==> flow/design.v <==
`timescale 100ps/10ps
module triangle(clk, reset, nt, xi, yi, busy, po, xo, yo);
input        clk, reset, nt;
input  [2:0] xi, yi;
output       busy, po;
output [2:0] xo, yo;
reg busy, po;
reg [4:0] state, next_state;  
reg [6:0] x_cor[0:2];         
reg [6:0] y_cor[0:2];         
reg [1:0] s0_count;           
reg s1_count;                 
reg s2_count;                 
reg s7_count;                 
reg [4:0] horiz;              
reg [3:0] out_count;          
reg signed [8:0] a[0:1];      
reg signed [8:0] b[0:1];      
reg signed [8:0] c[0:1];      
reg [3:0] ep, save_ep;        
reg signed [7:0] value;       
reg [1:0] o_idx;              
reg [2:0] xo, yo;             
reg loc;                      
reg [3:0] start;              
parameter s0=5'd0,s1=5'd1,s2=5'd2,s3=5'd3,s4=5'd4,s5=5'd5,s6=5'd6,s7=5'd7;
integer i,j;
always @(posedge clk or posedge reset)begin
    if(reset) state<=s0;
    else state<=next_state;
end
always @(*)begin
    case(state)
        s0:next_state=(s0_count==2'd3)?s1:s0;
        s1:next_state=(s1_count==1'b1)?s2:s1;
        s2:next_state=(out_count==y_cor[0]||out_count==y_cor[1]||out_count==y_cor[2])?s5:((s2_count==1'b1)?((value==8'd0)?s5:((value[7]==1'b0)?s3:s4)):s2);
        s3:next_state=(o_idx==2'd2)?s5:s2;
        s4:next_state=(o_idx==2'd1)?s5:s2;
        s5:next_state=(out_count==y_cor[0]||out_count==y_cor[2])?s6:((loc==1'b0)?((out_count==y_cor[1])?((start==x_cor[1])?s6:s5):((start==ep)?s6:s5)):((start==x_cor[0])?s6:s5));
        s6:next_state=(out_count==y_cor[2])?s7:s2;
        s7:next_state=(s7_count==1'b1)?s0:s7;
        default:next_state=s0;
    endcase
end
always @(posedge clk or posedge reset)begin
    if(reset) busy<=1'b0;
    else begin
        if(state==s7&&s7_count==1'b1) busy<=1'b0;
        else if(state==s0&&s0_count==2'd0&&nt==1'b0) busy<=1'b0;
        else busy<=1'b1;
    end
end
always @(posedge clk or posedge reset)begin
    if(reset) s0_count<=2'd0;
    else begin
        if(state==s7) s0_count<=2'd0;
        else if(state==s0&&s0_count==2'd0&&nt==1'b0) s0_count<=2'd0;
        else s0_count<=s0_count+2'd1;
    end
end
always @(posedge clk or posedge reset)begin
    if(reset)begin
        s1_count<=1'b0;
    end
    else begin
        if(state==s1) s1_count<=1'b1;
        else s1_count<=1'b0;
    end
end
always @(posedge clk or posedge reset)begin
    if(reset)begin
        s2_count<=1'b0;
    end
    else begin
        if(state==s2) s2_count<=1'b1;
        else s2_count<=1'b0;
    end
end
always @(posedge clk or posedge reset)begin
    if(reset)begin
        s7_count<=1'b0;
    end
    else begin
        if(state==s7) s7_count<=1'b1;
        else s7_count<=1'b0;
    end
end
always @(posedge clk or posedge reset)begin
    if(reset)begin
        loc<=1'b0;
    end
    else begin
        if(state==s1)begin
            if(x_cor[1]>x_cor[0]) loc<=1'b0;
            else loc<=1'b1;
        end
    end
end
always @(posedge clk or posedge reset)begin
    if(reset)begin
        for(i=0;i<2;i=i+1)begin
            a[i]<=9'd0;
        end
    end
    else begin
        case(state)
            s1:begin
                if(loc==1'b0)begin
                    a[0]<=($signed(y_cor[1])-$signed(y_cor[0]));
                    a[1]<=($signed(y_cor[2])-$signed(y_cor[1]));
                end
                else begin
                    a[0]<=($signed(y_cor[1])-$signed(y_cor[0]));
                    a[1]<=(~($signed(y_cor[2])-$signed(y_cor[1])))+9'd1;
                end
            end
        endcase
    end
end
always @(posedge clk or posedge reset)begin
    if(reset)begin
        for(i=0;i<2;i=i+1)begin
            b[i]<=9'd0;
        end
    end
    else begin
        case(state)
            s1:begin
                if(loc==1'b0)begin
                    b[0]<=(~($signed(x_cor[1])-$signed(x_cor[0])))+9'd1;
                    b[1]<=(~($signed(x_cor[2])-$signed(x_cor[1])))+9'd1;
                end
                else begin
                    b[0]<=(~($signed(x_cor[1])-$signed(x_cor[0])))+9'd1;
                    b[1]<=($signed(x_cor[2])-$signed(x_cor[1]));
                end
            end
        endcase
    end
end
always @(posedge clk or posedge reset)begin
    if(reset)begin
        for(i=0;i<2;i=i+1)begin
            c[i]<=9'd0;
        end
    end
    else begin
        case(state)
            s1:begin
                if(loc==1'b0)begin
                    c[0]<=($signed(y_cor[0]*x_cor[1])-$signed(y_cor[1]*x_cor[0]));
                    c[1]<=($signed(y_cor[1]*x_cor[2])-$signed(y_cor[2]*x_cor[1]));
                end
                else begin
                    c[0]<=($signed(y_cor[0]*x_cor[1])-$signed(y_cor[1]*x_cor[0]));
                    c[1]<=(~($signed(y_cor[1]*x_cor[2])-$signed(y_cor[2]*x_cor[1])))+9'd1;
                end
            end
        endcase
    end
end
always @(posedge clk or posedge reset)begin
    if(reset)begin
        for(i=0;i<3;i=i+1)begin
            x_cor[i]<=7'd0;
        end
    end
    else begin
        case(state)
            s0:begin
                x_cor[s0_count]<=xi;
            end
        endcase
    end
end
always @(posedge clk or posedge reset)begin
    if(reset)begin
        for(i=0;i<3;i=i+1)begin
            y_cor[i]<=7'd0;
        end
    end
    else begin
        case(state)
            s0:begin
                y_cor[s0_count]<=yi;
            end
        endcase
    end
end
always @(posedge clk or posedge reset)begin
    if(reset) begin
        horiz<=5'd0;
    end
    else begin
        case(state)
            s1:begin
                horiz<=(x_cor[1]-x_cor[0]);
            end
        endcase
    end
end
always @(posedge clk or posedge reset)begin
    if(reset)begin
        out_count<=4'd0;
    end
    else begin
        case(state)
            s1:out_count<=y_cor[0];
            s6:out_count<=out_count+4'd1;
        endcase
    end
end
always @(posedge clk or posedge reset)begin
    if(reset)begin
        ep<=4'd0;
    end
    else begin
        if(loc==1'b0)begin
            if(state==s6) ep<=save_ep;
            else if(state==s3)begin
                if(out_count<y_cor[1])begin
                    if(o_idx==2'd2) ep<=ep;
                    else ep<=ep+4'd1;
                end
                else ep<=ep-4'd1;
            end
            else if(state==s4)begin
                if(out_count<y_cor[1]) ep<=ep-4'd1;
                else begin
                    if(o_idx==2'd1) ep<=ep;
                    else ep<=ep+4'd1;
                end
            end
            else ep<=ep;
        end
        else begin
            if(state==s6) ep<=save_ep;
            else if(state==s3)begin
                if(out_count<y_cor[1])begin
                    if(o_idx==2'd2) ep<=ep;
                    else ep<=ep-4'd1;
                end
                else ep<=ep+4'd1;
            end
            else if(state==s4)begin
                if(out_count<y_cor[1]) ep<=ep+4'd1;
                else begin
                    if(o_idx==2'd1) ep<=ep;
                    else ep<=ep-4'd1;
                end
            end
            else ep<=ep;
        end
    end
end
always @(posedge clk or posedge reset)begin
    if(reset)begin
        o_idx<=2'd0;
    end
    else begin
        if(state==s3) o_idx<=2'd1;
        else if(state==s4) o_idx<=2'd2;
        else if(state==s5) o_idx<=2'd0;
    end
end
always @(posedge clk or posedge reset)begin
    if(reset)begin
        save_ep<=4'd0;
    end
    else begin
        if(state==s1) save_ep<=(x_cor[0]+x_cor[1])>>1;
    end
end
always @(posedge clk or posedge reset)begin
    if(reset)begin
        value<=8'd0;
    end
    else begin
        if(state==s2) begin
            if(out_count==y_cor[0]||out_count==y_cor[1]||out_count==y_cor[2]) value<=8'd0;
            else if(out_count<y_cor[1]) begin
                value<=(a[0]*$signed(ep))+(b[0]*$signed(out_count))+c[0];
            end
            else begin
                value<=(a[1]*$signed(ep))+(b[1]*$signed(out_count))+c[1];
            end
        end
    end
end
always @(posedge clk or posedge reset)begin
    if(reset) po<=1'b0;
    else if(state==s5) po<=1'b1;
    else po<=1'b0;
end
always @(posedge clk)begin
    if(state==s5) start<=start+4'd1;
    else begin
        if(loc==1'b0) start<=x_cor[0];
        else begin
            if(out_count==y_cor[1]) start<=x_cor[1];
            else start<=ep;
        end
    end
end
always @(posedge clk or posedge reset)begin
    if(reset)begin
        xo<=3'd0;
    end
    else begin
        if(state==s5)begin
            if(out_count==y_cor[0]) xo<=x_cor[0];
            else if(out_count==y_cor[2]) xo<=x_cor[2];
            else xo<=start;
        end
    end
end
always @(posedge clk or posedge reset)begin
    if(reset)begin
        yo<=3'd0;
    end
    else begin
        if(state==s5)begin
            if(out_count==y_cor[0]) yo<=y_cor[0];
            else if(out_count==y_cor[2]) yo<=y_cor[2];
            else yo<=out_count;
        end
    end
end
endmodule
* Step by step through the tools: triangle
What the tools print for triangle, step after step. Lines are those of the file above, counted from 1. Library cell names are shortened. A cell with n/a has no value.
Design: design top triangle, clock port clk, library sky130hd, timing corner tt_025C_1v80

* Elaborated design
Yosys after proc, flatten, opt, wreduce and memory -nomap, before mapping. Print and check cells are not counted.
Storage and ports: register bits 112, bits of input ports 9, output and inout port bits 8, cells after elaboration 159
Cells by class: add/subtract/negate cells 23, $mul 8, order comparisons 2, equal/unequal tests 20, muxes and demuxes 57, bitwise gates (word level) 5, reduce/logical cells 16
Operators with widths (count):
- 9-bit by 4-bit multiplier with 8-bit output | 4
- 3-bit by 3-bit multiplier with 6-bit output | 4
- 4-bit 2-to-1 mux | 18
- 3-bit 2-to-1 mux | 12
- 9-bit by 1-bit adder with 9-bit output with constant B | 3
- 9-bit inverter | 3
- 3-bit by 3-bit subtractor with 4-bit output | 6
- 8-bit adder | 3
- 3-bit case mux with 8-bit select | 1
- 2-bit 2-to-1 mux | 12
- 8-bit 2-to-1 mux | 3
- 6-bit by 6-bit subtractor with 7-bit output | 3
- 4-bit by 3-bit == test with 1-bit output | 5
- 9-bit 2-to-1 mux | 2
- 3-bit == test with constant B | 4
- 4-bit by 1-bit adder with 4-bit output with constant B | 3
- 8-bit by 1-bit adder with 8-bit output with constant B | 1
- 8-bit by 7-bit adder with 8-bit output | 1
- 8-bit inverter | 1
- 8-bit logical NOT | 1
- 4-bit case mux with 2-bit select | 1
- 1-bit 2-to-1 mux | 8
- 2-bit == test with constant B | 3
- 2-bit AND reduction | 3
- 3-bit by 2-bit == test with 1-bit output with constant B | 2
- 3-bit nonzero test | 2
- 5-bit logical NOT | 1
- 2-bit by 1-bit == test with 1-bit output with constant B | 2
Not listed: further kinds 15, cells in them 19.

* Logic depth
Depth = most cells in a row (Yosys ltp): at word level without a register or memory, in the mapped netlist without a sequential cell, where the memories' decode and read muxes count.
Logic depth: word-level depth 7, ABC_AREA 0, depth in mapped cells 19, gate-level depth less buffers 17

* Netlist
Source: synth_stat.txt of the flow (Yosys; design flattened, memories mapped). It holds for the ABC_AREA given above (unset counts as 0); a run with the other value may have another netlist.
Cells by type:
- dfrtp_1 | count 100, total area 2502.4 µm²
- fa_1 | count 91, total area 1.82E+03 µm²
- ha_1 | count 108, total area 1.35E+03 µm²
- inv_1 | count 140, total area 525.504 µm²
- xnor2_1 | count 51, total area 446.678 µm²
- mux2_2 | count 34, total area 382.867 µm²
- nand2_1 | count 85, total area 319.056 µm²
- a21oi_1 | count 59, total area 295.283 µm²
- nor2_1 | count 76, total area 285.274 µm²
- and2_1 | count 44, total area 275.264 µm²
- xor2_1 | count 26, total area 227.718 µm²
- mux2i_1 | count 20, total area 200.192 µm²
- a21o_1 | count 19, total area 142.637 µm²
- o21ai_0 | count 25, total area 125.12 µm²
- nand2b_1 | count 15, total area 93.84 µm²
- clkbuf_1 | count 22, total area 82.579 µm²
- dfxtp_1 | count 4, total area 80.077 µm²
- o22ai_1 | count 9, total area 56.304 µm²
Other cell types: 34; their cells: 77.
Mapped netlist: standard cells after synthesis 1005, chip area (Yosys) 9816.9 µm², sequential area 2608.8 µm², flip-flop cells 105, buffers 28

* Path before layout
Source: OpenSTA report_checks on the synthesized netlist (no wires, ideal clock, input and output delay 20% of the period each), path of least setup slack; recovery checks are left aside. Register names are those of the netlist, which keeps one name where synthesis merged equal registers.
Path post-synthesis: path type reg2reg, from reg ep[3], to reg value[7], clock period 5.0 ns, setup time 0.134 ns, time at the first pin 0.000 ns, arrival 4.663 ns, data required time 4.866 ns, slack 0.203 ns, path delay 4.797 ns, stages on the path 17, buffers on the path 1, synthesis period reached 4.797 ns
"path delay" = arrival - input delay + setup time. "stages on the path": output pins that drive a net of the path, with the launching flip-flop's if there is one; two outputs of one cell count as two. "synthesis period reached" is the clock period less the worst setup slack; recovery checks do not enter. This is arithmetic on one report: input and output delays are still those of the set period (20% each). Between the ends stands the longest chain of elaborated cells between them, by number of cells; it is not shown to be the way that was timed. Of several equally long chains one is given. Each line given opens the expression or statement behind the cell; cells for indexed reads and writes are added by Yosys, which also makes memories of some case tables. At most two assigning lines are given for a register; there are more.
On the way, post-synthesis: cells stage by stage dfrtp_1 > clkbuf_1 > nand2b_1 > fa_1 > fa_1 > inv_1 > fa_1 > fa_1 > fa_1 > ha_1 > a21oi_1 > nor2_1 > o211ai_1 > nand2_1 > xnor2_1 > mux2i_1 > o22ai_1, length of the longest elaborated chain 5, elaborated cells on any way between the ends 8, source lines of those cells 4, those cells by class add/sub: 4; mul: 2; mux: 2
RTL lines, path post-synthesis:
- start, declared | RTL line 20 | reg [3:0] ep, save_ep;
- start, assigned | RTL line 219 | if(state==s6) ep<=save_ep;
- start, assigned | RTL line 222 | if(o_idx==2'd2) ep<=ep;
- 9-bit by 4-bit multiplier with 8-bit output | RTL line 285 | value<=(a[1]*$signed(ep))+(b[1]*$signed(out_count))+c[1];
- 8-bit adder (2 in a row) | RTL line 285
- 8-bit 2-to-1 mux | RTL line 281 | else if(out_count<y_cor[1]) begin
- 8-bit 2-to-1 mux | RTL line 280 | if(out_count==y_cor[0]||out_count==y_cor[1]||out_count==y_cor[2]) value<=8'd0;
- end, assigned | RTL line 282 | value<=(a[0]*$signed(ep))+(b[0]*$signed(out_count))+c[0];
- end, assigned | RTL line 285
- end, declared | RTL line 21 | reg signed [7:0] value;

* Timing after layout
From the final timing report of flow run A: the path of least setup slack in the routed layout; clock arrival at registers is part of the times.
Path post-layout: path type reg2reg, from reg out_count[3], to reg value[6], clock period 5.0 ns, setup time 0.08 ns, time at the first pin 0.36 ns, arrival 4.90 ns, data required time 5.28 ns, slack 0.38 ns, stages on the path 15, buffers on the path 0
Between the ends stands the longest chain of elaborated cells between them, by number of cells; it is not shown to be the way that was timed. Of several equally long chains one is given. At most two assigning lines are given for a register; there are more.
On the way, post-layout: cells stage by stage dfrtp_1 > inv_1 > fa_1 > inv_1 > fa_1 > fa_1 > fa_1 > fa_1 > ha_1 > a21oi_1 > o21bai_1 > a21oi_1 > xnor2_1 > mux2i_1 > o22ai_1, length of the longest elaborated chain 5, elaborated cells on any way between the ends 14, those cells by class add/sub: 4; mul: 2; compare: 1; eq/ne: 3; mux: 2; reduce/logical: 2
RTL lines, path post-layout:
- start, declared | RTL line 16 | reg [3:0] out_count;
- start, assigned | RTL line 208 | s1:out_count<=y_cor[0];
- start, assigned | RTL line 209 | s6:out_count<=out_count+4'd1;
- 9-bit by 4-bit multiplier with 8-bit output | RTL line 285 | value<=(a[1]*$signed(ep))+(b[1]*$signed(out_count))+c[1];
- 8-bit adder (2 in a row) | RTL line 285
- 8-bit 2-to-1 mux | RTL line 281 | else if(out_count<y_cor[1]) begin
- 8-bit 2-to-1 mux | RTL line 280 | if(out_count==y_cor[0]||out_count==y_cor[1]||out_count==y_cor[2]) value<=8'd0;
- end, assigned | RTL line 282 | value<=(a[0]*$signed(ep))+(b[0]*$signed(out_count))+c[0];
- end, assigned | RTL line 285
- end, declared | RTL line 21 | reg signed [7:0] value;

Add stored flow runs of triangle

Design triangle on sky130hd. What follows are 4 stored runs of the flow, each under its own settings; their order means nothing. The constraints put input and output delay at 20% of the set period each and load the outputs with 0.01 pF.
"reached clock period": clock period set for the run, less the worst setup slack. It is reckoned from that one timing run; input and output delays stay at 20% of the period that was set.
"power consumption": no workload was simulated; the value follows from the tool's default switching activity.

* Flow run A | settings: CORE_ASPECT_RATIO 0.67; CORE_MARGIN 8; CTS_CLUSTER_SIZE 49; SETUP_SLACK_MARGIN 0.14; SLEW_MARGIN 10; TNS_END_PERCENT 90; period_ns 5.0; CAP_MARGIN 20; CORE_UTILIZATION 40 | results: synthesis area 9,816.9 µm²; area inside the die boundary 29,911.9 µm²; standard-cell area after layout 10,685.2 µm²; utilization of the finished layout 43.8 %; setup slack of the worst path 0.382 ns; setup TNS 0.000 ns; power consumption 2.013 mW; reached clock period 4.618 ns
* Flow run B | settings: ABC_AREA 1; CAP_MARGIN 0; CELL_PAD_IN_SITES_GLOBAL_PLACEMENT 1; CORE_ASPECT_RATIO 0.83; CORE_UTILIZATION 55; CTS_CLUSTER_DIAMETER 304; PLACE_DENSITY_LB_ADDON 0.13; SETUP_SLACK_MARGIN 1.14; SLEW_MARGIN 10; period_ns 5.23; CORE_MARGIN 2 | results: synthesis area 10,304.9 µm²; area inside the die boundary 19,852.1 µm²; standard-cell area after layout 11,333.4 µm²; utilization of the finished layout 61.9 %; setup slack of the worst path 0.746 ns; setup TNS 0.000 ns; power consumption 1.558 mW; reached clock period 4.484 ns
* Flow run C | settings: CORE_ASPECT_RATIO 1.02; CORE_MARGIN 9; CORE_UTILIZATION 64; CTS_CLUSTER_DIAMETER 189; CTS_CLUSTER_SIZE 49; GPL_ROUTABILITY_DRIVEN 0; HOLD_SLACK_MARGIN 0.11; MIN_ROUTING_LAYER met1; PLACE_DENSITY 0.61; SETUP_SLACK_MARGIN 0.14; SLEW_MARGIN 0; TNS_END_PERCENT 90; period_ns 5.0; CAP_MARGIN 20 | results: synthesis area 9,816.9 µm²; area inside the die boundary 20,122.0 µm²; standard-cell area after layout 10,505.1 µm²; utilization of the finished layout 70.1 %; setup slack of the worst path 0.396 ns; setup TNS 0.000 ns; power consumption 2.030 mW; reached clock period 4.604 ns
* Flow run D | settings: ABC_AREA 0; CAP_MARGIN 20; CELL_PAD_IN_SITES_DETAIL_PLACEMENT 2; CELL_PAD_IN_SITES_GLOBAL_PLACEMENT 0; CORE_UTILIZATION 42; CTS_CLUSTER_SIZE 56; PLACE_DENSITY_LB_ADDON 0.0; SETUP_SLACK_MARGIN 0.97; TNS_END_PERCENT 40; period_ns 8.13; CORE_MARGIN 2; SLEW_MARGIN 20 | results: synthesis area 9,816.9 µm²; area inside the die boundary 24,612.9 µm²; standard-cell area after layout 10,641.5 µm²; utilization of the finished layout 46.7 %; setup slack of the worst path 3.027 ns; setup TNS 0.000 ns; power consumption 1.325 mW; reached clock period 5.103 ns
